==> flow/design.v <==
module fifo_sync #(
    parameter DATA_WIDTH = 8,
    parameter DEPTH      = 16
)(
    input  wire                  clk,
    input  wire                  rst,
    input  wire                  wr_en,
    input  wire [DATA_WIDTH-1:0] din,
    output wire                  full,
    input  wire                  rd_en,
    output reg  [DATA_WIDTH-1:0] dout,
    output wire                  empty
);
    localparam ADDR_WIDTH = $clog2(DEPTH);
    reg [DATA_WIDTH-1:0]   mem [0:DEPTH-1];
    reg [ADDR_WIDTH-1:0]   wr_ptr;
    reg [ADDR_WIDTH-1:0]   rd_ptr;
    reg [ADDR_WIDTH:0]     count;
    assign full  = (count == DEPTH);
    assign empty = (count == 0);
    always @(posedge clk) begin
        if (rst)
            wr_ptr <= 0;
        else if (wr_en && !full) begin
            mem[wr_ptr]                 <= din;
            wr_ptr                      <= wr_ptr + 1'b1;
        end
    end
    always @(posedge clk) begin
        if (rst) begin
            rd_ptr <= 0;
            dout   <= 0;
        end else if (rd_en && !empty) begin
            dout   <= mem[rd_ptr];
            rd_ptr <= rd_ptr + 1'b1;
        end
    end
    always @(posedge clk) begin
        if (rst) count <= 0;
        else begin
            case ({wr_en && !full, rd_en && !empty})
                2'b10: count <= count + 1'b1;    
                2'b01: count <= count - 1'b1;    
                2'b11: count <= count;           
                default: count <= count;         
            endcase
        end
    end
endmodule
module uart_rx #(
    parameter integer CLOCK_FREQ = 125_000_000,
    parameter integer BAUD_RATE  = 1_953_125  
)(
    input  wire        clk,
    input  wire        rst,
    input  wire        rx,
    output reg  [7:0]  data_out,
    output reg         data_valid
);
    localparam integer TICKS_16X = CLOCK_FREQ / (BAUD_RATE * 16);
    localparam IDLE  = 2'b00;
    localparam START = 2'b01;
    localparam DATA  = 2'b10;
    localparam STOP  = 2'b11;
    reg [1:0]  current_state, next_state;
    reg [31:0] tick_cnt;
    reg [3:0]  sample_cnt;  
    reg [2:0]  bit_cnt;
    reg [7:0]  shift_reg;
    reg [1:0]  rx_sync;
    always @(posedge clk) begin
        if (rst) rx_sync <= 2'b11;
        else     rx_sync <= {rx_sync[0], rx};
    end
    wire rx_s = rx_sync[1];
    always @(posedge clk) begin
        if (rst) current_state <= IDLE;
        else     current_state <= next_state;
    end
    wire tick_done = (tick_cnt == TICKS_16X - 1);
    always @(*) begin
        next_state = current_state;
        case (current_state)
            IDLE: begin
                if (rx_s == 1'b0)  next_state = START;                   
            end
            START: begin
                if (tick_done && sample_cnt == 7 && rx_s == 1'b1)
                    next_state = IDLE;
                else if (tick_done && sample_cnt == 15)
                    next_state = DATA;  
            end
            DATA: begin
                if (tick_done && sample_cnt == 15 && bit_cnt == 7)
                    next_state = STOP;  
            end
            STOP: begin
                if (tick_done && sample_cnt == 15)
                    next_state = IDLE;  
            end
        endcase
    end
    always @(posedge clk) begin
        if (rst) begin
            tick_cnt   <= 0;
            sample_cnt <= 0;
            bit_cnt    <= 0;
            shift_reg  <= 8'b00;
            data_valid <= 1'b0;
            data_out   <= 8'b0;
        end else begin
            data_valid <= 1'b0;
            if (tick_cnt < TICKS_16X - 1) begin
                tick_cnt <= tick_cnt + 1;
            end else begin
                tick_cnt <= 0;
                case (current_state)
                    IDLE: begin
                        sample_cnt <= 0;
                        bit_cnt    <= 0;
                    end
                    START: begin
                        if (sample_cnt == 15) sample_cnt <= 0;
                        else                  sample_cnt <= sample_cnt + 1;
                    end
                    DATA: begin
                        if (sample_cnt == 7) begin
                            shift_reg[bit_cnt] <= rx_s;
                        end
                        if (sample_cnt == 15) begin
                            sample_cnt <= 0;
                            if (bit_cnt == 7) bit_cnt <= 0;
                            else              bit_cnt <= bit_cnt + 1;
                        end else begin
                            sample_cnt <= sample_cnt + 1;
                        end
                    end
                    STOP: begin
                        if (sample_cnt == 15) begin
                            sample_cnt <= 0;
                            data_out   <= shift_reg;
                            data_valid <= 1'b1;
                        end else begin
                            sample_cnt <= sample_cnt + 1;
                        end
                    end
                endcase
            end
        end
    end
endmodule
module uart_tx #(
    parameter integer CLOCK_FREQ = 125_000_000,
    parameter integer BAUD_RATE  = 1_953_125  
)(
    input  wire       clk,
    input  wire       rst,
    input  wire [7:0] data_in,
    input  wire       data_valid,
    output reg        tx,
    output reg        tx_ready
);
    localparam integer TICKS_PER_BIT = CLOCK_FREQ / BAUD_RATE;
    localparam IDLE     = 1'b0;
    localparam ACTIVE   = 1'b1;
    reg         current_state, next_state;
    reg [31:0]  tick_cnt;
    reg [3:0]   bit_cnt;      
    reg [9:0]   tx_frame;
    wire        bit_done;
    always @(posedge clk) begin
        if (rst)    current_state <= IDLE;
        else        current_state <= next_state;
    end
    always @(*) begin
        next_state = current_state;
        case (current_state)
            IDLE:   if (data_valid) next_state = ACTIVE;
            ACTIVE: if (bit_done)   next_state = (bit_cnt == 9) ? IDLE : ACTIVE;
        endcase
    end
    always @(posedge clk) begin
        if (rst) begin
            tx         <= 1'b1;
            tx_ready   <= 1'b1;
        end else begin
            case (current_state)
                IDLE: begin
                    tx       <= 1'b1;  
                    tx_ready <= 1'b1;
                    if (data_valid) begin
                        tx_frame <= {1'b1, data_in, 1'b0};
                        tx       <= 1'b0; 
                        bit_cnt  <= 0;
                        tick_cnt <= 0;
                        tx_ready <= 1'b0;
                    end
                end
                ACTIVE: begin
                    if (bit_done) begin
                        tick_cnt <= 0;
                        if (bit_cnt == 9) begin
                            tx      <= 1'b1; 
                        end else begin
                            tx      <= tx_frame[bit_cnt + 1];
                            bit_cnt <= bit_cnt + 1;
                        end
                    end else begin
                        tick_cnt    <= tick_cnt + 1;
                    end
                end
            endcase
        end
    end
    assign bit_done = (tick_cnt == TICKS_PER_BIT - 1);
endmodule
module protocol_handler(
    input wire          clk,
    input wire          rst,
    output reg          rx_rd,
    input  wire         rx_empty,
    input  wire [7:0]   rx_data,
    output reg          tx_wr,
    input  wire         tx_full,
    output reg [7:0]    tx_data,
    input wire          card_OK,     
    input wire [31:0]   UID,         
    input wire          dispensing_active, 
    output reg [4:0]    dispenser_start,
    output reg [3:0]    count_A, count_B, count_C, count_D, count_E,
    input  wire [4:0]   input_ir,
    output reg          led1
);
    localparam CMD_MAX = 32;
    localparam IDLE       = 3'd0;
    localparam FETCH      = 3'd1;
    localparam WAIT_RX    = 3'd2;
    localparam PROCESS    = 3'd3;
    localparam RESPOND    = 3'd4;
    localparam TRANSMIT   = 3'd5;
    localparam WAIT_TX    = 3'd6;
    localparam RFID_SEND  = 3'd7;
    reg [2:0] current_state, next_state;
    reg       system_authorized;          
    reg       session_captured;           
    reg [31:0] session_uid;
    reg       disp_active_prev;
    reg [7:0] rx_buf [0:CMD_MAX-1];
    reg [7:0] tx_buf [0:CMD_MAX-1];
    reg [5:0] rx_len;
    reg [5:0] tx_len;
    reg [5:0] tx_idx;
    wire [7:0] rx_upper = (rx_data >= 8'h61 && rx_data <= 8'h7A) ? (rx_data - 8'h20) : rx_data;
    localparam LOCKOUT   = 200_000;    
    localparam BLINK_BIT = 11;         
    reg [$clog2(LOCKOUT+1)-1:0] lockout_cnt;
    reg [BLINK_BIT:0] blink_timer;
    always @(posedge clk) begin
        if (rst) begin
            current_state    <= IDLE;
            disp_active_prev <= 1'b0;
        end else begin
            current_state    <= next_state;
            disp_active_prev <= dispensing_active;
        end
    end
    always @(*) begin
        next_state = current_state;
        if (card_OK && system_authorized && !session_captured && lockout_cnt == 0 && current_state == IDLE) begin
            next_state = RFID_SEND;
        end 
        else if (disp_active_prev && !dispensing_active && current_state == IDLE) begin
            next_state = RESPOND;
        end
        else begin
            case (current_state)
                IDLE:
                    if (!rx_empty) next_state = FETCH;
                FETCH:
                    next_state = WAIT_RX;
                WAIT_RX:
                    next_state = PROCESS;
                PROCESS: begin
                    if (rx_len == 0 && (rx_upper <= 8'h20)) next_state = IDLE;
                    else if (rx_upper == 8'h0A || rx_upper == 8'h0D) begin
                        if (rx_len == 1 && rx_buf[0] == "T") next_state = RFID_SEND;
                        else next_state = RESPOND;
                    end
                    else if (rx_len >= CMD_MAX) next_state = IDLE;
                    else next_state = IDLE;
                end
                RESPOND:
                    if (tx_len > 0) next_state = TRANSMIT;
                    else            next_state = IDLE;
                RFID_SEND:
                    next_state = TRANSMIT;
                TRANSMIT: begin
                    if (tx_idx < tx_len) begin
                        if (!tx_full) next_state = WAIT_TX;
                        else          next_state = TRANSMIT;
                    end else begin
                        next_state = IDLE;
                    end
                end
                WAIT_TX:
                    next_state = TRANSMIT;
                default: next_state = IDLE;
            endcase
        end
    end
    always @(posedge clk) begin
        if (rst) begin
            rx_rd             <= 1'b0;
            tx_wr             <= 1'b0;
            rx_len            <= 6'd0;
            tx_len            <= 6'd0;
            tx_idx            <= 6'd0;
            system_authorized <= 1'b0;
            session_captured  <= 1'b0;
            led1              <= 1'b0;
            lockout_cnt       <= 0;
            blink_timer       <= 0;
            session_uid       <= 32'h0;
            dispenser_start   <= 5'b00000;
            count_A           <= 4'd0;
            count_B           <= 4'd0;
            count_C           <= 4'd0;
            count_D           <= 4'd0;
            count_E           <= 4'd0;
        end else begin
            rx_rd <= 1'b0;
            tx_wr <= 1'b0;
            if (!system_authorized) begin
                led1        <= 1'b0;
                blink_timer <= 0;
            end else begin
                blink_timer <= blink_timer + 1'b1;
                if (session_captured) begin
                    led1 <= 1'b1;            
                end else begin
                    led1 <= blink_timer[BLINK_BIT];  
                end
            end
            if (lockout_cnt > 0) lockout_cnt <= lockout_cnt - 1;
            case (next_state)
                FETCH: begin
                    rx_rd <= 1'b1;
                end
                PROCESS: begin
                    if (current_state == WAIT_RX) begin
                        if (rx_len < CMD_MAX && rx_upper > 8'h20 && rx_upper != 8'h0A && rx_upper != 8'h0D) begin
                            rx_buf[rx_len] <= rx_upper;
                            rx_len         <= rx_len + 1'b1;
                        end
                    end
                end
                RESPOND: begin
                    tx_len          <= 0;
                    tx_idx          <= 0;
                    dispenser_start <= 5'b00000;
                    if (disp_active_prev && !dispensing_active) begin
						tx_buf[0] <= "D"; 
						tx_buf[1] <= "O"; 
						tx_buf[2] <= "N"; 
						tx_buf[3] <= "E"; 
						tx_buf[4] <= 8'h0A;
						tx_len    <= 5;
                    end
                    else if (rx_len == 5 && rx_buf[0] == "S" && rx_buf[1] == "T" && rx_buf[2] == "A" && rx_buf[3] == "R" && rx_buf[4] == "T") begin
                        system_authorized <= 1'b1;
                        session_captured  <= 1'b0;
                        session_uid       <= 32'h0;
                    end
                    else if (rx_len == 3 && rx_buf[0] == "E" && rx_buf[1] == "N" && rx_buf[2] == "D") begin
						system_authorized <= 1'b0;
						session_captured  <= 1'b0;
						session_uid       <= 32'h0;
						tx_buf[0] <= "S"; 
						tx_buf[1] <= "T"; 
						tx_buf[2] <= "K"; 
						tx_buf[3] <= ":";
						tx_buf[4] <= input_ir[4] ? 8'h31 : 8'h30;
						tx_buf[5] <= input_ir[3] ? 8'h31 : 8'h30;
						tx_buf[6] <= input_ir[2] ? 8'h31 : 8'h30;
						tx_buf[7] <= input_ir[1] ? 8'h31 : 8'h30;
						tx_buf[8] <= input_ir[0] ? 8'h31 : 8'h30;
						tx_buf[9] <= 8'h0A;
						tx_len    <= 10;
                    end
                    else if (system_authorized) begin
                        if (rx_len == 4 && rx_buf[0] == "P" && rx_buf[1] == "I" && rx_buf[2] == "N" && rx_buf[3] == "G") begin
							tx_buf[0] <= "P"; 
							tx_buf[1] <= "O"; 
							tx_buf[2] <= "N"; 
							tx_buf[3] <= "G"; 
							tx_buf[4] <= 8'h0A;
							tx_len    <= 5;
                        end
                        else if (rx_len == 14 && rx_buf[0] == "M" && rx_buf[1] == "E" && rx_buf[2] == "D" && !dispensing_active) begin
							count_A <= rx_buf[5] - 8'h30; 
							count_B <= rx_buf[7] - 8'h30; 
							count_C <= rx_buf[9] - 8'h30;
							count_D <= rx_buf[11] - 8'h30; 
							count_E <= rx_buf[13] - 8'h30;
							if (rx_buf[5]  > 8'h30) dispenser_start[0] <= 1'b1;
							if (rx_buf[7]  > 8'h30) dispenser_start[1] <= 1'b1;
							if (rx_buf[9]  > 8'h30) dispenser_start[2] <= 1'b1;
							if (rx_buf[11] > 8'h30) dispenser_start[3] <= 1'b1;
							if (rx_buf[13] > 8'h30) dispenser_start[4] <= 1'b1;
							tx_buf[0] <= "D"; 
							tx_buf[1] <= "I"; 
							tx_buf[2] <= "S"; 
							tx_buf[3] <= "P"; 
							tx_buf[4] <= "E"; 
							tx_buf[5] <= "N";
							tx_buf[6] <= "S"; 
							tx_buf[7] <= "I"; 
							tx_buf[8] <= "N"; 
							tx_buf[9] <= "G"; 
							tx_buf[10]<= "."; 
							tx_buf[11]<= ".";
							tx_buf[12]<= "."; 
							tx_buf[13]<= 8'h0A;
							tx_len    <= 14;
                        end else begin
                            tx_buf[0] <= "E"; tx_buf[1] <= "R"; tx_buf[2] <= "R"; tx_buf[3] <= 8'h0A;
                            tx_len    <= 4;
                        end
                    end
                    rx_len <= 6'd0;
                end
                RFID_SEND: begin
					session_captured 	<= 1'b1;  
					session_uid      	<= UID;
					tx_buf[0] 			<= "P"; 
					tx_buf[1] 			<= "I"; 
					tx_buf[2] 			<= "D"; 
					tx_buf[3] 			<= ":";
					tx_buf[4] 			<= UID[31:24]; 
					tx_buf[5] 			<= UID[23:16]; 
					tx_buf[6] 			<= UID[15:8]; 
					tx_buf[7] 			<= UID[7:0];
					tx_buf[8] 			<= 8'h0A;
					tx_len    			<= 9;
					tx_idx    			<= 0;
					rx_len    			<= 0;
					lockout_cnt 		<= LOCKOUT;
                end
                WAIT_TX: begin
                    tx_data <= tx_buf[tx_idx];
                    tx_wr   <= 1'b1;
                    tx_idx  <= tx_idx + 1'b1;
                end 
            endcase
        end
    end
endmodule
module uart_controller (
    input  wire         clk,
    input  wire         rst,
    input  wire         rx,
    output wire         tx,
    output wire         led1,
    input  wire [31:0]  UID,
    input  wire         card_OK,
    input  wire [4:0]   ir_status,
    input  wire         dispensing_active,
    output wire [4:0]   dispenser_start,
    output wire [3:0]   count_A, count_B, count_C, count_D, count_E
);
    wire [7:0]  rx_data_raw;
    wire        rx_valid_raw;
    wire [7:0]  rx_fifo_dout;
    wire        rx_fifo_empty;
    wire        rx_fifo_rd;
    wire [7:0]  tx_fifo_din;
    wire        tx_fifo_full;
    wire        tx_wr_en;
    wire [7:0]  tx_fifo_dout;
    wire        tx_fifo_empty;   
    wire        tx_ready;
    reg [1:0] current_state, next_state;
    reg        tx_fifo_rd;     
    reg        tx_data_valid;  
    localparam IDLE       = 2'b00;
    localparam FETCH_FIFO = 2'b01;
    localparam SEND_UART  = 2'b10;
    localparam WAIT_ACK   = 2'b11; 
    always @(posedge clk) begin
        if (rst)    current_state <= IDLE;
        else        current_state <= next_state;
    end
    always @(*) begin
        next_state = current_state;
        case (current_state)
            IDLE: begin
                if (!tx_fifo_empty && tx_ready) next_state = FETCH_FIFO;
            end
            FETCH_FIFO: begin
                next_state = SEND_UART;
            end
            SEND_UART: begin
                next_state = WAIT_ACK;
            end
            WAIT_ACK: begin
                if (!tx_ready) next_state = IDLE;
            end
            default: next_state = IDLE;
        endcase
    end
    always @(posedge clk) begin
        if (rst) begin
            tx_fifo_rd     <= 1'b0;
            tx_data_valid  <= 1'b0;
        end else begin
            tx_fifo_rd     <= 1'b0;
            tx_data_valid  <= 1'b0;
            case (next_state)
                FETCH_FIFO: begin
                    tx_fifo_rd    <= 1'b1; 
                end
                SEND_UART: begin
                    tx_data_valid <= 1'b1; 
                end
            endcase
        end
    end
    uart_rx u_rx (
        .clk        (clk), 
        .rst        (rst), 
        .rx         (rx),
        .data_out   (rx_data_raw), 
        .data_valid (rx_valid_raw)
    );
    fifo_sync rx_fifo (
        .clk        (clk), 
        .rst        (rst),
        .wr_en      (rx_valid_raw), 
        .din        (rx_data_raw),
        .rd_en      (rx_fifo_rd), 
        .dout       (rx_fifo_dout), 
        .empty      (rx_fifo_empty),
        .full       () 
    );
    protocol_handler handler (
        .clk        (clk), 
        .rst        (rst),
        .rx_rd      (rx_fifo_rd), 
        .rx_empty   (rx_fifo_empty), 
        .rx_data    (rx_fifo_dout),
        .tx_wr      (tx_wr_en), 
        .tx_full    (tx_fifo_full), 
        .tx_data    (tx_fifo_din),
        .led1       (led1), 
        .card_OK    (card_OK),
        .UID        (UID),
        .input_ir   (ir_status),
        .dispensing_active      (dispensing_active),
        .dispenser_start        (dispenser_start),
        .count_A                (count_A),
        .count_B                (count_B),
        .count_C                (count_C),
        .count_D                (count_D),
        .count_E                (count_E)
    );
    fifo_sync tx_fifo (
        .clk        (clk), 
        .rst        (rst),
        .wr_en      (tx_wr_en), 
        .din        (tx_fifo_din),
        .rd_en      (tx_fifo_rd), 
        .dout       (tx_fifo_dout), 
        .empty      (tx_fifo_empty),
        .full       (tx_fifo_full)
    );
    uart_tx u_tx (
        .clk        (clk), 
        .rst        (rst),
        .data_in    (tx_fifo_dout), 
        .data_valid (tx_data_valid),
        .tx         (tx), 
        .tx_ready   (tx_ready)
    );
endmodule
module spi_master #(
    parameter DATA_WIDTH = 16,      
    parameter CLK_DIV    = 32,      
    parameter CPOL       = 0,       
    parameter CPHA       = 0,       
    parameter LSB_FIRST  = 0,        
    parameter LEAD_TICKS = 15,
    parameter LAG_TICKS  = 15
)(
    input  wire                   clk,
    input  wire                   rst,
    input  wire                   start,
    input  wire [DATA_WIDTH-1:0]  tx_data,
    output reg  [DATA_WIDTH-1:0]  rx_data,
    output reg                    busy,
    output reg                    sclk,
    output reg                    mosi,
    input  wire                   miso,
    output reg                    cs_n
);
    reg [$clog2(CLK_DIV)-1:0]   clk_cnt;
    reg [$clog2(DATA_WIDTH):0]  bit_cnt;
    reg [DATA_WIDTH-1:0]        shift_reg;
    reg [1:0]                   miso_sync; 
    localparam IDLE     = 2'b00;
    localparam LEAD_IN  = 2'b01;
    localparam TRANSFER = 2'b10;
    localparam DONE     = 2'b11;
    reg [1:0] state;
    always @(posedge clk) miso_sync <= {miso_sync[0], miso};
    wire sample_edge = (CPHA == 0); 
    always @(posedge clk) begin
        if (rst) begin
            state     <= IDLE;
            sclk      <= CPOL;
            cs_n      <= 1;
            mosi      <= 0;
            rx_data   <= 0;
            bit_cnt   <= 0;
            clk_cnt   <= 0;
            shift_reg <= 0;
            busy      <= 0;
        end else begin
            case (state)
                IDLE: begin
                    cs_n    <= 1;
                    sclk    <= CPOL;
                    busy    <= 0;
                    clk_cnt <= 0;
                    if (start) begin
                        state     <= LEAD_IN;
                        shift_reg <= tx_data;
                        busy      <= 1;
                    end
                end
                LEAD_IN: begin
                    cs_n    <= 0;
                    clk_cnt <= clk_cnt + 1;
                    mosi    <= LSB_FIRST ? shift_reg[0] : shift_reg[DATA_WIDTH-1];
                    if (clk_cnt == LEAD_TICKS) begin
                        state   <= TRANSFER;
                        bit_cnt <= DATA_WIDTH;
                        clk_cnt <= 0;
                    end
                end
                TRANSFER: begin
                    if (bit_cnt > 0) begin
                        clk_cnt <= clk_cnt + 1;
                        if (clk_cnt == CLK_DIV/2 - 1) begin
                            sclk <= ~sclk;
                            if (sample_edge) begin
                                shift_reg <= LSB_FIRST ? {miso_sync[1], shift_reg[DATA_WIDTH-1:1]} : {shift_reg[DATA_WIDTH-2:0], miso_sync[1]};
                            end else begin
                                mosi <= LSB_FIRST ? shift_reg[0] : shift_reg[DATA_WIDTH-1];
                            end
                        end 
                        else if (clk_cnt == CLK_DIV - 1) begin
                            sclk    <= ~sclk;
                            clk_cnt <= 0;
                            bit_cnt <= bit_cnt - 1;
                            if (sample_edge) begin
                                if (bit_cnt > 1) 
                                    mosi <= LSB_FIRST ? shift_reg[0] : shift_reg[DATA_WIDTH-1];
                            end else begin
                                shift_reg <= LSB_FIRST ? {miso_sync[1], shift_reg[DATA_WIDTH-1:1]} : {shift_reg[DATA_WIDTH-2:0], miso_sync[1]};
                            end
                        end
                    end else begin
                        state   <= DONE;
                        clk_cnt <= 0;
                        rx_data <= shift_reg;
                    end
                end
                DONE: begin
                    clk_cnt <= clk_cnt + 1;
                    if (clk_cnt == LAG_TICKS) begin
                        cs_n    <= 1;
                        sclk    <= CPOL;
                        state   <= IDLE;
                    end
                end
            endcase
        end
    end
endmodule
module rc522 (
    input               clk,             
    input               rst,           
    input               miso,            
    output              sclk,            
    output              mosi,            
    output              cs_n,            
    output reg          nrst_pd,             
    output reg [31:0]   UID,             
    output reg          card_OK          
);
 localparam  	CommandReg              = 8'h01 << 1,    
                ComIEnReg               = 8'h02 << 1,    
                DivIEnReg               = 8'h03 << 1,    
                ComIrqReg               = 8'h04 << 1,    
                DivIrqReg               = 8'h05 << 1,    
                ErrorReg                = 8'h06 << 1,    
                Status1Reg              = 8'h07 << 1,    
                Status2Reg              = 8'h08 << 1,    
                FIFODataReg             = 8'h09 << 1,    
                FIFOLevelReg            = 8'h0A << 1,    
                WaterLevelReg           = 8'h0B << 1,    
                ControlReg              = 8'h0C << 1,    
                BitFramingReg           = 8'h0D << 1,    
                CollReg                 = 8'h0E << 1,    
                ModeReg                 = 8'h11 << 1,    
                TxModeReg               = 8'h12 << 1,    
                RxModeReg               = 8'h13 << 1,    
                TxControlReg            = 8'h14 << 1,    
                TxASKReg                = 8'h15 << 1,    
                TxSelReg                = 8'h16 << 1,    
                RxSelReg                = 8'h17 << 1,    
                RxThresholdReg          = 8'h18 << 1,    
                DemodReg                = 8'h19 << 1,    
                MfTxReg                 = 8'h1C << 1,    
                MfRxReg                 = 8'h1D << 1,    
                SerialSpeedReg          = 8'h1F << 1,    
                CRCResultRegH           = 8'h21 << 1,    
                CRCResultRegL           = 8'h22 << 1,
                ModWidthReg             = 8'h24 << 1,    
                RFCfgReg                = 8'h26 << 1,    
                GsNReg                  = 8'h27 << 1,    
                CWGsPReg                = 8'h28 << 1,    
                ModGsPReg               = 8'h29 << 1,    
                TModeReg                = 8'h2A << 1,    
                TPrescalerReg           = 8'h2B << 1,    
                TReloadRegH             = 8'h2C << 1,    
                TReloadRegL             = 8'h2D << 1,
                TCounterValueRegH       = 8'h2E << 1,    
                TCounterValueRegL       = 8'h2F << 1,
                TestSel1Reg             = 8'h31 << 1,    
                TestSel2Reg             = 8'h32 << 1,    
                TestPinEnReg            = 8'h33 << 1,    
                TestPinValueReg         = 8'h34 << 1,    
                TestBusReg              = 8'h35 << 1,    
                AutoTestReg             = 8'h36 << 1,    
                VersionReg              = 8'h37 << 1,    
                AnalogTestReg           = 8'h38 << 1,    
                TestDAC1Reg             = 8'h39 << 1,    
                TestDAC2Reg             = 8'h3A << 1,    
                TestADCReg              = 8'h3B << 1;    
    localparam  PCD_Idle                = 8'h00,         
                PCD_Mem                 = 8'h01,         
                PCD_GenerateRandomID    = 8'h02,         
                PCD_CalcCRC             = 8'h03,         
                PCD_Transmit            = 8'h04,         
                PCD_NoCmdChange         = 8'h07,         
                PCD_Receive             = 8'h08,         
                PCD_Transceive          = 8'h0C,         
                PCD_MFAuthent           = 8'h0E,         
                PCD_SoftReset           = 8'h0F;         
    localparam  PICC_CMD_REQA           = 8'h26,         
                PICC_CMD_WUPA          = 8'h52,          
		PICC_CMD_CT            = 8'h88,          
                PICC_CMD_SEL_CL1       = 8'h93,          
                PICC_CMD_SEL_CL2       = 8'h95,          
                UltraPICC_CMD_SEL_CL3       = 8'h97,          
		PICC_CMD_HLTA          = 8'h50,          
                PICC_CMD_RATS          = 8'hE0,          
                PICC_CMD_MF_AUTH_KEY_A = 8'h60,          
                PICC_CMD_MF_AUTH_KEY_B = 8'h61,          
                PICC_CMD_MF_READ       = 8'h30,          
                PICC_CMD_MF_WRITE      = 8'hA0,          
                PICC_CMD_MF_DECREMENT  = 8'hC0,          
                PICC_CMD_MF_INCREMENT  = 8'hC1,          
                PICC_CMD_MF_RESTORE    = 8'hC2,          
                PICC_CMD_MF_TRANSFER   = 8'hB0,          
                PICC_CMD_UL_WRITE      = 8'hA2;          
    reg         spi_start;  
    reg [15:0]  data_tx;    
    wire [15:0] data_rx;    
    wire        spi_busy;	 
    reg         new_card;	 
    spi_master #(
        .DATA_WIDTH     (16),
        .CLK_DIV        (32),
        .CPOL           (0),
        .CPHA           (0),
        .LEAD_TICKS     (15),
        .LAG_TICKS      (15)
    ) spi_module (
        .clk            (clk),
        .rst            (rst),
        .start          (spi_start),
        .tx_data        (data_tx),
        .rx_data        (data_rx),
        .sclk           (sclk),
        .mosi           (mosi),
        .miso           (miso),
        .cs_n           (cs_n),
        .busy           (spi_busy)
    );
    localparam  STEP_BITS = 10;          
    reg [31:0]  cnt;					 
    reg [2:0]   cnt_2; 					 
    reg [7:0]   FIFOLevelReg_Value;	 
    reg [7:0]   BCC;					 
    reg [9:0] instr_step;  
    task spi_write;
        input [7:0] reg_addr;
        input [7:0] value;
        begin
            spi_start   <= 1;
            data_tx     <= {reg_addr, value};	 
        end										 
    endtask
    task spi_read;
        input [7:0] reg_addr;
        begin
            spi_start   <= 1;							 
            data_tx     <= {reg_addr | 8'h80, 8'h00};	 
        end
    endtask
    always @(posedge clk) begin
        if (rst) begin
            instr_step      <= 0;
            spi_start       <= 0;
            nrst_pd             <= 1;   				 
            UID             <= 32'h00000000;
            cnt             <= 0;
            cnt_2           <= 0;
            new_card        <= 0;
            card_OK         <= 0;
        end else begin													 
            if  (&cnt[4:0] && spi_start)                                     
                spi_start   <= 0;											
            if  (&cnt[STEP_BITS-1:0] && ~spi_busy) begin                              
                case (instr_step)											 
                    1:  nrst_pd <= 0;                                            
                    2:  nrst_pd <= 1;                                            
                    50: spi_write (TxModeReg,       8'h00);                  
                    51: spi_write (RxModeReg,       8'h00);                  
                    52: spi_write (ModWidthReg,     8'h26);                  
                    53: spi_write (TModeReg,        8'h80);                  
                    54: spi_write (TPrescalerReg,   8'hA9);            
                    55: spi_write (TReloadRegH,     8'h03);
                    56: spi_write (TReloadRegL,     8'hE8);
                    57: spi_write (TxASKReg,        8'h40);                  
                    58: spi_write (ModeReg,         8'h3D);                  
                    59: spi_read  (TxControlReg);							 
                    60: spi_write (TxControlReg,    8'h03 | data_rx[7:0]);        
                    62: spi_write (CommandReg,      PCD_Idle);               
                    63: spi_write (ComIrqReg,       8'h7F);                  
                    64: spi_write (FIFOLevelReg,    8'h80);                  
                    65: spi_write (FIFODataReg,     PICC_CMD_REQA);          
                    66: spi_write (BitFramingReg,   8'h07);                  
                    67: spi_write (CommandReg,      PCD_Transceive);         
                    68: spi_write (BitFramingReg,   8'h87);                  
                    70: spi_read  (ComIrqReg);                               
                    71: if (data_rx[5])                                      
                            new_card <= 1;
                    73: spi_write (FIFOLevelReg,    8'h80);                  
                    74: spi_write (FIFODataReg,     PICC_CMD_SEL_CL1);       
                    75: spi_write (FIFODataReg,     8'h20);
                    76: spi_write (BitFramingReg,   8'h00);                  
                    77: spi_write (CommandReg,      PCD_Transceive);         
                    78: spi_write (BitFramingReg,   8'h80);                  
                    83: spi_read  (FIFOLevelReg);
                    84: FIFOLevelReg_Value <= data_rx[7:0];
                    85: spi_read  (FIFODataReg);
                    86: UID[31:24] <= data_rx[7:0];
                    87: spi_read  (FIFODataReg);
                    88: UID[23:16] <= data_rx[7:0];
                    89: spi_read  (FIFODataReg);
                    90: UID[15:8] <= data_rx[7:0];
                    91: spi_read  (FIFODataReg);
                    92: UID[7:0] <= data_rx[7:0];
                    93: spi_read  (FIFODataReg);
                    94: BCC <= data_rx[7:0];                                     
                    95: new_card <= 0;
                    96: if ((FIFOLevelReg_Value == 5) && (BCC == (UID[31:24] ^ UID[23:16] ^ UID[15:8] ^ UID[7:0])))
                            card_OK <= 1;
                    97: card_OK <= 0;
                endcase
                if (instr_step == 72 && ~new_card) begin  
                    cnt_2 <= cnt_2 + 1;
                    if (cnt_2 == 5) begin
                        cnt_2 <= 0;
                        instr_step <= 62;
                    end else
                        instr_step <= 70;
                end else if (instr_step == 501)
                    instr_step <= 62;
                else
                    instr_step <= instr_step + 1;
            end
            cnt <= cnt + 1;
        end
    end
endmodule
module servo_fsm_unit (
    input  wire clk,             
    input  wire rst,             
    input  wire start_trigger,   
    input  wire [3:0] num_turns, 
    output reg  pwm_out,
    output reg  busy            
);
    localparam FRAME_COUNT = 200;        
    localparam MIN_PULSE   = 20;         
    localparam MAX_PULSE   = 101;        
    localparam STEP        = 5;          
    localparam ONE_SEC     = 2_000;      
    localparam ST_IDLE       = 3'b000;
    localparam ST_PAUSE_LOW  = 3'b001;  
    localparam ST_SWEEP_UP   = 3'b010;
    localparam ST_PAUSE_HIGH = 3'b011;  
    localparam ST_SWEEP_DOWN = 3'b100;
    localparam ST_CHECK      = 3'b101;
    reg [2:0]  state;
    reg [$clog2(FRAME_COUNT)-1:0] counter;
    reg [$clog2(FRAME_COUNT)-1:0] pulse_width;
    reg [3:0]  current_turn;
    reg [$clog2(ONE_SEC)-1:0] wait_counter; 
    reg start_reg;
    wire start_edge = (start_trigger && !start_reg);
    always @(posedge clk) begin
        if (rst) begin
            state <= ST_IDLE;
            counter <= 0;
            pulse_width <= MIN_PULSE;
            current_turn <= 0;
            pwm_out <= 0;
            busy <= 0;
            start_reg <= 0;
            wait_counter <= 0;
        end else begin
            start_reg <= start_trigger;
            if (counter >= FRAME_COUNT - 1) counter <= 0;
            else counter <= counter + 1;
            pwm_out <= (counter < pulse_width);
            case (state)
                ST_IDLE: begin
                    busy <= 0;
                    current_turn <= 0;
                    pulse_width <= MIN_PULSE;
                    if (start_edge && num_turns > 0) begin
                        state <= ST_PAUSE_LOW;
                        busy <= 1;
                        wait_counter <= 0;
                    end
                end
                ST_PAUSE_LOW: begin
                    pulse_width <= MIN_PULSE;
                    if (wait_counter >= ONE_SEC - 1) begin
                        state <= ST_SWEEP_UP;
                        wait_counter <= 0;
                    end else begin
                        wait_counter <= wait_counter + 1;
                    end
                end
                ST_SWEEP_UP: begin
                    if (counter == 0) begin 
                        if (pulse_width >= MAX_PULSE) begin
                            state <= ST_PAUSE_HIGH;
                            wait_counter <= 0;
                        end else begin
                            pulse_width <= pulse_width + STEP;
                        end
                    end
                end
                ST_PAUSE_HIGH: begin
                    pulse_width <= MAX_PULSE;
                    if (wait_counter >= ONE_SEC - 1) begin
                        state <= ST_SWEEP_DOWN;
                        wait_counter <= 0;
                    end else begin
                        wait_counter <= wait_counter + 1;
                    end
                end
                ST_SWEEP_DOWN: begin
                    if (counter == 0) begin
                        if (pulse_width <= MIN_PULSE) begin
                            state <= ST_CHECK;
                        end else begin
                            pulse_width <= pulse_width - STEP;
                        end
                    end
                end
                ST_CHECK: begin
                    if (current_turn + 1 >= num_turns) begin
                        state <= ST_IDLE;
                    end else begin
                        current_turn <= current_turn + 1;
                        state <= ST_PAUSE_LOW;
                        wait_counter <= 0;
                    end
                end
                default: state <= ST_IDLE;
            endcase
        end
    end
endmodule
module servo_fsm_unit_anticlockwise (
    input  wire clk,             
    input  wire rst,             
    input  wire start_trigger,   
    input  wire [3:0] num_turns, 
    output reg  pwm_out,
    output reg  busy            
);
    localparam FRAME_COUNT = 200;        
    localparam MIN_PULSE   = 20;         
    localparam START_PULSE = 98;         
    localparam STEP        = 5;          
    localparam ONE_SEC     = 2_000;      
    localparam ST_IDLE        = 3'b000;
    localparam ST_PAUSE_START = 3'b001;  
    localparam ST_SWEEP_DOWN  = 3'b010;  
    localparam ST_PAUSE_MIN   = 3'b011;  
    localparam ST_SWEEP_UP    = 3'b100;  
    localparam ST_CHECK       = 3'b101;
    reg [2:0]  state;
    reg [$clog2(FRAME_COUNT)-1:0] counter;
    reg [$clog2(FRAME_COUNT)-1:0] pulse_width;
    reg [3:0]  current_turn;
    reg [$clog2(ONE_SEC)-1:0] wait_counter; 
    reg start_reg;
    wire start_edge = (start_trigger && !start_reg);
    always @(posedge clk) begin
        if (rst) begin
            state <= ST_IDLE;
            counter <= 0;
            pulse_width <= START_PULSE; 
            current_turn <= 0;
            pwm_out <= 0;
            busy <= 0;
            start_reg <= 0;
            wait_counter <= 0;
        end else begin
            start_reg <= start_trigger;
            if (counter >= FRAME_COUNT - 1) counter <= 0;
            else counter <= counter + 1;
            pwm_out <= (counter < pulse_width);
            case (state)
                ST_IDLE: begin
                    busy <= 0;
                    current_turn <= 0;
                    pulse_width <= START_PULSE; 
                    if (start_edge && num_turns > 0) begin
                        state <= ST_PAUSE_START;
                        busy <= 1;
                        wait_counter <= 0;
                    end
                end
                ST_PAUSE_START: begin
                    pulse_width <= START_PULSE;
                    if (wait_counter >= ONE_SEC - 1) begin
                        state <= ST_SWEEP_DOWN;
                        wait_counter <= 0;
                    end else begin
                        wait_counter <= wait_counter + 1;
                    end
                end
                ST_SWEEP_DOWN: begin
                    if (counter == 0) begin 
                        if (pulse_width <= MIN_PULSE) begin
                            state <= ST_PAUSE_MIN;
                            wait_counter <= 0;
                        end else begin
                            pulse_width <= pulse_width - STEP;
                        end
                    end
                end
                ST_PAUSE_MIN: begin
                    pulse_width <= MIN_PULSE;
                    if (wait_counter >= ONE_SEC - 1) begin
                        state <= ST_SWEEP_UP;
                        wait_counter <= 0;
                    end else begin
                        wait_counter <= wait_counter + 1;
                    end
                end
                ST_SWEEP_UP: begin
                    if (counter == 0) begin
                        if (pulse_width >= START_PULSE) begin
                            state <= ST_CHECK;
                        end else begin
                            pulse_width <= pulse_width + STEP;
                        end
                    end
                end
                ST_CHECK: begin
                    if (current_turn + 1 >= num_turns) begin
                        state <= ST_IDLE;
                    end else begin
                        current_turn <= current_turn + 1;
                        state <= ST_PAUSE_START; 
                        wait_counter <= 0;
                    end
                end
                default: state <= ST_IDLE;
            endcase
        end
    end
endmodule
module system_top (
    input  wire         clk, 
    input  wire         rst,
    input  wire         rx,
    output wire         tx,
    input  wire         miso,
    output wire         sclk,
    output wire         mosi,
    output wire         cs_n,
    output wire         nrst_pd,
    output wire [4:0]   pwm_servos,  
    input  wire [4:0]   input_ir,
	output wire [4:0] led_busy,
	output wire         led1, led2
);
    wire [31:0] UID;
    wire        card_OK;
    wire [4:0] disp_start;
    wire [3:0] s_count [0:4];   
    wire [4:0] busy_servo;
    wire dispensing_active = |busy_servo;
    assign led2     = dispensing_active;
	assign led_busy = busy_servo;
    rc522 rfid_inst (
        .clk            (clk),
        .rst            (rst),
        .miso           (miso),
        .sclk           (sclk),
        .mosi           (mosi),
        .cs_n           (cs_n),
        .nrst_pd        (nrst_pd),
        .UID            (UID),
        .card_OK        (card_OK)
    );
    wire [3:0] count_A, count_B, count_C, count_D, count_E;
    assign s_count[0] = count_A;
    assign s_count[1] = count_B;
    assign s_count[2] = count_C;
    assign s_count[3] = count_D;
    assign s_count[4] = count_E;
    uart_controller comm_inst(
        .clk            (clk),
        .rst            (rst),
        .rx             (rx),
        .tx             (tx),
        .led1           (led1),
        .UID            (UID),
        .card_OK        (card_OK),
        .ir_status      (input_ir),
        .dispensing_active  (dispensing_active),
        .dispenser_start    (disp_start),
        .count_A        (count_A),
        .count_B        (count_B),
        .count_C        (count_C),
        .count_D        (count_D),
        .count_E        (count_E)
    );
    genvar i;
    generate
        for (i = 1; i < 5; i = i + 1) begin: servo_dispensers
            servo_fsm_unit servo_inst1(
                .clk            (clk),
                .rst            (rst),
                .start_trigger  (disp_start[i]),
                .num_turns      (s_count[i]),
                .pwm_out        (pwm_servos[i]),
                .busy           (busy_servo[i])
            );
        end
    endgenerate
	servo_fsm_unit_anticlockwise servo_inst2(
		.clk            (clk),
		.rst            (rst),
		.start_trigger  (disp_start[0]),
		.num_turns      (s_count[0]),
		.pwm_out        (pwm_servos[0]),
		.busy           (busy_servo[0])
	);
endmodule
# Step by step through the tools: system_top
# Each step is given for the RTL above and for the edited RTL.
# Lines under "orig" count in the file above, lines under "edited" in the edited file.
# "delta": "edited" minus "orig" as printed here.
# The mark - stands for no value.
[setup] top_module="system_top" clock_port="clk" cell_library="sky130hd" pvt_corner="tt_025C_1v80"

# The edit
# Unified diff, file above to edited file.
# A script made this edit. It changes what the design does and was not meant as an optimisation.
# begin of diff
@@ -1111,5 +1111,5 @@
     input  wire         miso,
     output wire         sclk,
-    output wire         mosi,
+    output wire         mosi_o,
     output wire         cs_n,
     output wire         nrst_pd,
@@ -1119,4 +1119,8 @@
 	output wire         led1, led2
 );
+    wire mosi;
+    reg mosi_d1;
+    always @(posedge clk) mosi_d1 <= mosi;
+    assign mosi_o = mosi_d1;
     wire [31:0] UID;
     wire        card_OK;
# end of diff

# After elaboration
# Yosys after proc, flatten, opt, wreduce and memory -nomap, before mapping. Print and check cells are not counted.
# Memory sizes are those after Yosys's memory passes, which may raise the word count (mostly to a power of two), join words into wider ones and drop unused or constant bits.
[bits] element="regBits" orig=647 edited=648 delta=1
[bits] element="ramBits" orig=512 edited=512 delta=0
[bits] element="output_inout_bits" orig=17 edited=17 delta=0
[bits] element="memories" orig=3 edited=3 delta=0
[bits] element="wordCells" orig=1057 edited=1058 delta=1
[op_classes] element="bitwise" orig=20 edited=20 delta=0
[op_classes] element="compare" orig=51 edited=51 delta=0
[op_classes] element="n_shift" orig=3 edited=3 delta=0
[op_classes] element="mux" orig=356 edited=356 delta=0
[op_classes] element="add_sub_neg" orig=54 edited=54 delta=0
[op_classes] element="n_eq" orig=248 edited=248 delta=0
[op_classes] element="reduce_and_logical" orig=201 edited=201 delta=0
# Unchanged operator kinds not shown: 128.

# Logic depth
# Yosys ltp: most cells in a row. Word level: on the elaborated netlist, between registers, memories and ports. Mapped: between sequential cells and ports; inverters and the memories' decode and read muxes count.
[depth] element="word_depth" orig=14 edited=14 delta=0
[depth] element="abc_area" orig="0" edited="0"
[depth] element="mapped_depth" orig=14 edited=14 delta=0

# Synthesis result
# The flow's flattened synthesis, as Yosys stat reports it; memories are mapped. The netlist is that of the ABC_AREA named above (0 if unset); the other value can give another one.
[types] cell_type="sky130_fd_sc_hd__nand3_1" orig=144 edited=124 delta=-20
[types] cell_type="sky130_fd_sc_hd__nand4_1" orig=56 edited=42 delta=-14
[types] cell_type="sky130_fd_sc_hd__xnor2_1" orig=103 edited=91 delta=-12
[types] cell_type="sky130_fd_sc_hd__nor2_1" orig=469 edited=480 delta=11
[types] cell_type="sky130_fd_sc_hd__a211oi_1" orig=43 edited=32 delta=-11
[types] cell_type="sky130_fd_sc_hd__o21a_1" orig=22 edited=11 delta=-11
[types] cell_type="sky130_fd_sc_hd__inv_1" orig=161 edited=151 delta=-10
[types] cell_type="sky130_fd_sc_hd__o21ai_0" orig=105 edited=115 delta=10
[types] cell_type="sky130_fd_sc_hd__mux2i_1" orig=77 edited=87 delta=10
[types] cell_type="sky130_fd_sc_hd__a31oi_1" orig=17 edited=26 delta=9
[types] cell_type="sky130_fd_sc_hd__nand4b_1" orig=4 edited=13 delta=9
[types] cell_type="sky130_fd_sc_hd__clkbuf_1" orig=133 edited=125 delta=-8
[types] cell_type="sky130_fd_sc_hd__and3_1" orig=51 edited=59 delta=8
[types] cell_type="sky130_fd_sc_hd__and2_1" orig=33 edited=41 delta=8
[types] cell_type="sky130_fd_sc_hd__nor3b_1" orig=21 edited=29 delta=8
[types] cell_type="sky130_fd_sc_hd__or4_1" orig=18 edited=25 delta=7
[types] cell_type="sky130_fd_sc_hd__a311o_1" orig=8 edited=1 delta=-7
[types] cell_type="sky130_fd_sc_hd__a311oi_1" orig=6 edited=13 delta=7
# Unchanged cell types not shown: 19.
# Not every row of either side is listed.
[mapped] element="n_buf" orig=174 edited=171 delta=-3
[mapped] element="flip_flops" orig=980 edited=981 delta=1
[mapped] element="cells" orig=3981 edited=3992 delta=11
[mapped] element="seq_area_um2" orig=24363.4 edited=24383.4 delta=20.0
[mapped] element="yosys_area_um2" orig=43721.9 edited=43829.5 delta=107.6
# The figures by module come from a second, unflattened synthesis with its own total; it is not the netlist above.
[hier_totals] element="cells_unflattened" orig=4236 edited=4215 delta=-21
[hier_totals] element="area_unflattened_um2" orig=46169.3 edited=46046.7 delta=-122.6
# Each row is one instance without its submodules.
[modules_orig] mod="fifo_sync" seq_area_um2=4264.1 cells=361 mod_area_um2=6017.0 instances=2
[modules_orig] mod="protocol_handler" seq_area_um2=6055.8 cells=877 mod_area_um2=9942.0 instances=1
[modules_orig] mod="servo_fsm_unit" seq_area_um2=800.8 cells=290 mod_area_um2=2439.8 instances=4
[modules_orig] mod="rc522" seq_area_um2=2112.0 cells=470 mod_area_um2=4479.3 instances=1
[modules_orig] mod="uart_tx" seq_area_um2=1381.3 cells=231 mod_area_um2=2516.2 instances=1
[modules_orig] mod="servo_fsm_unit_anticlockwise" seq_area_um2=800.8 cells=288 mod_area_um2=2457.4 instances=1
[modules_orig] mod="spi_master" seq_area_um2=1041.0 cells=253 mod_area_um2=2424.8 instances=1
[modules_orig] mod="uart_rx" seq_area_um2=1241.2 cells=204 mod_area_um2=2257.2 instances=1
[modules_orig] mod="uart_controller" seq_area_um2=160.2 cells=28 mod_area_um2=286.5 instances=1
[modules_orig] mod="system_top" seq_area_um2=0.0 cells=3 mod_area_um2=12.5 instances=1
[modules_edited] mod="fifo_sync" seq_area_um2=4264.1 cells=361 mod_area_um2=6017.0 instances=2
[modules_edited] mod="protocol_handler" seq_area_um2=6055.8 cells=877 mod_area_um2=9942.0 instances=1
[modules_edited] mod="servo_fsm_unit" seq_area_um2=800.8 cells=290 mod_area_um2=2439.8 instances=4
[modules_edited] mod="rc522" seq_area_um2=2112.0 cells=470 mod_area_um2=4479.3 instances=1
[modules_edited] mod="uart_tx" seq_area_um2=1381.3 cells=216 mod_area_um2=2476.1 instances=1
[modules_edited] mod="servo_fsm_unit_anticlockwise" seq_area_um2=800.8 cells=288 mod_area_um2=2457.4 instances=1
[modules_edited] mod="spi_master" seq_area_um2=1041.0 cells=246 mod_area_um2=2322.2 instances=1
[modules_edited] mod="uart_rx" seq_area_um2=1241.2 cells=204 mod_area_um2=2257.2 instances=1
[modules_edited] mod="uart_controller" seq_area_um2=160.2 cells=28 mod_area_um2=286.5 instances=1
[modules_edited] mod="system_top" seq_area_um2=20.0 cells=4 mod_area_um2=32.5 instances=1

# Worst setup path after synthesis
# Source: OpenSTA report_checks on the synthesized netlist (no wires, ideal clock, input and output delay 20% of the period each), path of least setup slack; recovery checks are left aside. Register names are those of the netlist, which keeps one name where synthesis merged equal registers.
[synth_timing] element="path_type" orig="register -> register" edited="register -> register"
[synth_timing] element="from" orig="register comm_inst.rx_fifo.dout[1]" edited="register comm_inst.handler.tx_len[3]"
[synth_timing] element="to" orig="register comm_inst.handler.tx_buf[5][0]" edited="register comm_inst.handler.tx_buf[5][0]"
[synth_timing] element="period_ns" orig=8.0 edited=8.0 delta=0.0
[synth_timing] element="arrival_time_ns" orig=4.724 edited=4.646 delta=-0.078
[synth_timing] element="path_delay_ns" orig=5.180 edited=5.106 delta=-0.074
[synth_timing] element="stages" orig=12 edited=12 delta=0
[synth_timing] element="t_first_pin_ns" orig=0.000 edited=0.000 delta=0.000
[synth_timing] element="n_path_buf" orig=3 edited=1 delta=-2
[synth_timing] element="slack_ns" orig=2.820 edited=2.894 delta=0.074
[synth_timing] element="t_required_ns" orig=7.544 edited=7.540 delta=-0.004
[synth_timing] element="synth_period_reached_ns" orig=5.18 edited=5.106 delta=-0.074
# "path_delay_ns" = arrival - input delay + setup time.
# "stages": output pins that drive a net of the path, with the launching flip-flop's if there is one; two outputs of one cell count as two.
# "synth_period_reached_ns" = period - worst setup slack (recovery checks aside). The figure is calculated, with input and output delays left at 20% of the set period.
# Between the ends stands the longest chain of elaborated cells between them, by number of cells; it is not shown to be the way that was timed. Of several equally long chains one is given.
# Each line given opens the expression or statement behind the cell; cells for indexed reads and writes are added by Yosys, which also makes memories of some case tables.
# A register here has more assigning lines than the two given.
# orig: Only ways into the end's enable, where the timed path ends, are counted here.
[synth_between_orig] path_cell_list="sky130_fd_sc_hd__dfxtp_1 sky130_fd_sc_hd__or3b_2 sky130_fd_sc_hd__a2111oi_0 sky130_fd_sc_hd__o2111a_2 sky130_fd_sc_hd__and3_4 sky130_fd_sc_hd__or3_1 sky130_fd_sc_hd__buf_2 sky130_fd_sc_hd__and3_1 sky130_fd_sc_hd__clkbuf_1 sky130_fd_sc_hd__buf_2 sky130_fd_sc_hd__a21oi_1 sky130_fd_sc_hd__a211oi_1" elab_chain_len=13 cells_between=24 cone_lines=7
[synth_lines_orig] element="start: declaration" line=11 text="output reg  [DATA_WIDTH-1:0] dout,"
[synth_lines_orig] element="8-bit by 7-bit greater-or-equal comparator with 1-bit output" line=253 text="wire [7:0] rx_upper = (rx_data >= 8'h61 && rx_data <= 8'h7A) ? (rx_data - 8'h20) : rx_data;"
[synth_lines_orig] element="1-bit logical AND" line=253
[synth_lines_orig] element="8-bit two-way mux" line=253
[synth_lines_orig] element="8-bit by 4-bit == test with 1-bit output" line=285 text="else if (rx_upper == 8'h0A || rx_upper == 8'h0D) begin"
[synth_lines_orig] element="1-bit logical OR" line=285
[synth_lines_orig] element="3-bit two-way mux" line=285
[synth_lines_orig] element="3-bit two-way mux" line=284 text="if (rx_len == 0 && (rx_upper <= 8'h20)) next_state = IDLE;"
[synth_lines_orig] element="3-bit case mux with 7-bit select" line=276 text="case (current_state)"
[synth_lines_orig] element="3-bit two-way mux" line=272 text="else if (disp_active_prev && !dispensing_active && current_state == IDLE) begin"
[synth_lines_orig] element="3-bit two-way mux" line=269 text="if (card_OK && system_authorized && !session_captured && lockout_cnt == 0 && current_state == IDLE) begin"
[synth_lines_orig] element="3-bit == test" line=345 text="case (next_state)"
[synth_lines_orig] element="3-bit != test"
[synth_lines_orig] element="7-bit AND reduction"
[synth_lines_orig] element="end: assignment" line=383 text="tx_buf[5] <= input_ir[3] ? 8'h31 : 8'h30;"
[synth_lines_orig] element="end: assignment" line=415 text="tx_buf[5] <= \"N\";"
[synth_lines_orig] element="end: declaration" line=249 text="reg [7:0] tx_buf [0:CMD_MAX-1];"
# edited: Only ways into the end's enable, where the timed path ends, are counted here.
[synth_between_edited] path_cell_list="sky130_fd_sc_hd__dfxtp_1 sky130_fd_sc_hd__inv_1 sky130_fd_sc_hd__ha_1 sky130_fd_sc_hd__or4b_1 sky130_fd_sc_hd__a22o_1 sky130_fd_sc_hd__a31oi_1 sky130_fd_sc_hd__o21ai_0 sky130_fd_sc_hd__a221oi_1 sky130_fd_sc_hd__o21a_1 sky130_fd_sc_hd__inv_2 sky130_fd_sc_hd__buf_2 sky130_fd_sc_hd__a221oi_1" elab_chain_len=8 cells_between=16 cone_lines=6
[synth_lines_edited] element="start: declaration" line=251 text="reg [5:0] tx_len;"
[synth_lines_edited] element="start: assignment" line=316 text="tx_len            <= 6'd0;"
[synth_lines_edited] element="start: assignment" line=358 text="tx_len          <= 0;"
[synth_lines_edited] element="6-bit < comparator" line=298 text="if (tx_idx < tx_len) begin"
[synth_lines_edited] element="3-bit two-way mux" line=298
[synth_lines_edited] element="3-bit case mux with 7-bit select" line=276 text="case (current_state)"
[synth_lines_edited] element="3-bit two-way mux" line=272 text="else if (disp_active_prev && !dispensing_active && current_state == IDLE) begin"
[synth_lines_edited] element="3-bit two-way mux" line=269 text="if (card_OK && system_authorized && !session_captured && lockout_cnt == 0 && current_state == IDLE) begin"
[synth_lines_edited] element="3-bit == test" line=345 text="case (next_state)"
[synth_lines_edited] element="3-bit != test"
[synth_lines_edited] element="7-bit AND reduction"
[synth_lines_edited] element="end: assignment" line=383 text="tx_buf[5] <= input_ir[3] ? 8'h31 : 8'h30;"
[synth_lines_edited] element="end: assignment" line=415 text="tx_buf[5] <= \"N\";"
[synth_lines_edited] element="end: declaration" line=249 text="reg [7:0] tx_buf [0:CMD_MAX-1];"

# Path in the finished layout
# Path of least setup slack in the final report of each run of set A (OpenROAD, finished layout, wires in). Where an end is a register, its clock arrival counts in the times.
[layout_timing] element="path_type" orig="register -> register" edited="register -> register"
[layout_timing] element="from" orig="register comm_inst.rx_fifo.dout[3]" edited="register comm_inst.handler.tx_idx[2]"
[layout_timing] element="to" orig="register comm_inst.handler.tx_buf[4][0]" edited="register comm_inst.handler.tx_buf[5][2]"
[layout_timing] element="t_first_pin_ns" orig=0.67 edited=0.68 delta=0.01
[layout_timing] element="arrival_time_ns" orig=4.98 edited=4.93 delta=-0.05
[layout_timing] element="period_ns" orig=8.0 edited=8.0 delta=0.0
[layout_timing] element="stages" orig=9 edited=12 delta=3
[layout_timing] element="n_path_buf" orig=0 edited=2 delta=2
[layout_timing] element="slack_ns" orig=3.32 edited=3.44 delta=0.12
[layout_timing] element="t_required_ns" orig=8.31 edited=8.36 delta=0.05
# Between the ends stands the longest chain of elaborated cells between them, by number of cells; it is not shown to be the way that was timed. Of several equally long chains one is given.
# A register here has more assigning lines than the two given.
# orig: Only ways into the end's enable, where the timed path ends, are counted here.
[layout_between_orig] path_cell_list="sky130_fd_sc_hd__dfxtp_1 sky130_fd_sc_hd__or4_1 sky130_fd_sc_hd__o221ai_1 sky130_fd_sc_hd__o31ai_1 sky130_fd_sc_hd__and3_4 sky130_fd_sc_hd__or3_1 sky130_fd_sc_hd__a31o_2 sky130_fd_sc_hd__inv_2 sky130_fd_sc_hd__a211oi_2" elab_chain_len=13 cells_between=22 cone_lines=7
[layout_lines_orig] element="start: declaration" line=11 text="output reg  [DATA_WIDTH-1:0] dout,"
[layout_lines_orig] element="8-bit by 7-bit greater-or-equal comparator with 1-bit output" line=253 text="wire [7:0] rx_upper = (rx_data >= 8'h61 && rx_data <= 8'h7A) ? (rx_data - 8'h20) : rx_data;"
[layout_lines_orig] element="1-bit logical AND" line=253
[layout_lines_orig] element="8-bit two-way mux" line=253
[layout_lines_orig] element="8-bit by 4-bit == test with 1-bit output" line=285 text="else if (rx_upper == 8'h0A || rx_upper == 8'h0D) begin"
[layout_lines_orig] element="1-bit logical OR" line=285
[layout_lines_orig] element="3-bit two-way mux" line=285
[layout_lines_orig] element="3-bit two-way mux" line=284 text="if (rx_len == 0 && (rx_upper <= 8'h20)) next_state = IDLE;"
[layout_lines_orig] element="3-bit case mux with 7-bit select" line=276 text="case (current_state)"
[layout_lines_orig] element="3-bit two-way mux" line=272 text="else if (disp_active_prev && !dispensing_active && current_state == IDLE) begin"
[layout_lines_orig] element="3-bit two-way mux" line=269 text="if (card_OK && system_authorized && !session_captured && lockout_cnt == 0 && current_state == IDLE) begin"
[layout_lines_orig] element="3-bit == test" line=345 text="case (next_state)"
[layout_lines_orig] element="5-bit != test"
[layout_lines_orig] element="5-bit AND reduction"
[layout_lines_orig] element="end: assignment" line=382 text="tx_buf[4] <= input_ir[4] ? 8'h31 : 8'h30;"
[layout_lines_orig] element="end: assignment" line=414 text="tx_buf[4] <= \"E\";"
[layout_lines_orig] element="end: declaration" line=249 text="reg [7:0] tx_buf [0:CMD_MAX-1];"
# edited: Only ways into the end's enable, where the timed path ends, are counted here.
[layout_between_edited] path_cell_list="sky130_fd_sc_hd__dfxtp_1 sky130_fd_sc_hd__ha_1 sky130_fd_sc_hd__a21oi_1 sky130_fd_sc_hd__o21ai_0 sky130_fd_sc_hd__a211oi_1 sky130_fd_sc_hd__o21ai_0 sky130_fd_sc_hd__a221oi_1 sky130_fd_sc_hd__o21a_1 sky130_fd_sc_hd__buf_4 sky130_fd_sc_hd__inv_2 sky130_fd_sc_hd__a221oi_4 sky130_fd_sc_hd__buf_4" elab_chain_len=8 cells_between=14 cone_lines=5
[layout_lines_edited] element="start: declaration" line=252 text="reg [5:0] tx_idx;"
[layout_lines_edited] element="start: assignment" line=317 text="tx_idx            <= 6'd0;"
[layout_lines_edited] element="start: assignment" line=452 text="tx_idx  <= tx_idx + 1'b1;"
[layout_lines_edited] element="6-bit < comparator" line=298 text="if (tx_idx < tx_len) begin"
[layout_lines_edited] element="3-bit two-way mux" line=298
[layout_lines_edited] element="3-bit case mux with 7-bit select" line=276 text="case (current_state)"
[layout_lines_edited] element="3-bit two-way mux" line=272 text="else if (disp_active_prev && !dispensing_active && current_state == IDLE) begin"
[layout_lines_edited] element="3-bit two-way mux" line=269 text="if (card_OK && system_authorized && !session_captured && lockout_cnt == 0 && current_state == IDLE) begin"
[layout_lines_edited] element="3-bit == test" line=345 text="case (next_state)"
[layout_lines_edited] element="3-bit != test"
[layout_lines_edited] element="7-bit AND reduction"
[layout_lines_edited] element="end: assignment" line=383 text="tx_buf[5] <= input_ir[3] ? 8'h31 : 8'h30;"
[layout_lines_edited] element="end: assignment" line=415 text="tx_buf[5] <= \"N\";"
[layout_lines_edited] element="end: declaration" line=249 text="reg [7:0] tx_buf [0:CMD_MAX-1];"

# Layout results
# Both versions went through the flow (Yosys, OpenROAD) with the same settings in each pair. Constraints: input delay and output delay 20% of the set period each, output load 0.01 pF.
[settings_set_A] CORE_UTILIZATION=40 period_ns=8.0 CAP_MARGIN=20 CORE_MARGIN=2 SLEW_MARGIN=20
[results_set_A] element="die_area_um2" orig=111964.0 edited=112238.0 delta=274.0
[results_set_A] element="final_stdcell_area_um2" orig=49003.2 edited=49084.6 delta=81.4
[results_set_A] element="ws_hold_ns" orig=0.333 edited=0.350 delta=0.017
[results_set_A] element="yosys_chip_area_um2" orig=43721.9 edited=43829.5 delta=107.6
[results_set_A] element="util_pct" orig=45.1 edited=45.2 delta=0.1
[results_set_A] element="timing.setup.tns_ns" orig=0.000 edited=0.000 delta=0.000
[results_set_A] element="achievedPeriod_ns" orig=4.677 edited=4.565 delta=-0.112
[results_set_A] element="final_power_mw" orig=10.563 edited=10.492 delta=-0.071
[results_set_A] element="ws_setup_ns" orig=3.323 edited=3.435 delta=0.112
[settings_set_B] ABC_AREA=1 CAP_MARGIN=5 CELL_PAD_IN_SITES_DETAIL_PLACEMENT=0 CORE_ASPECT_RATIO=1.2 CORE_UTILIZATION=67 GPL_ROUTABILITY_DRIVEN=1 GPL_TIMING_DRIVEN=1 MIN_ROUTING_LAYER="met1" PLACE_DENSITY_LB_ADDON=0.0 period_ns=4.64 CORE_MARGIN=2 SLEW_MARGIN=20
[results_set_B] element="die_area_um2" orig=68322.7 edited=69028.7 delta=706.0
[results_set_B] element="final_stdcell_area_um2" orig=48639.1 edited=49190.9 delta=551.8
[results_set_B] element="ws_hold_ns" orig=0.350 edited=0.327 delta=-0.023
[results_set_B] element="yosys_chip_area_um2" orig=44380.1 edited=44846.8 delta=466.7
[results_set_B] element="util_pct" orig=74.0 edited=74.6 delta=0.6
[results_set_B] element="timing.setup.tns_ns" orig=0.000 edited=0.000 delta=0.000
[results_set_B] element="achievedPeriod_ns" orig=3.761 edited=3.863 delta=0.102
[results_set_B] element="final_power_mw" orig=17.570 edited=17.682 delta=0.112
[results_set_B] element="ws_setup_ns" orig=0.879 edited=0.777 delta=-0.102
# "achievedPeriod_ns" means the clock period less the worst setup slack. The figure is calculated, with input and output delays left at 20% of the set period.
# "final_power_mw": no workload was simulated; the value follows from the tool's default switching activity.
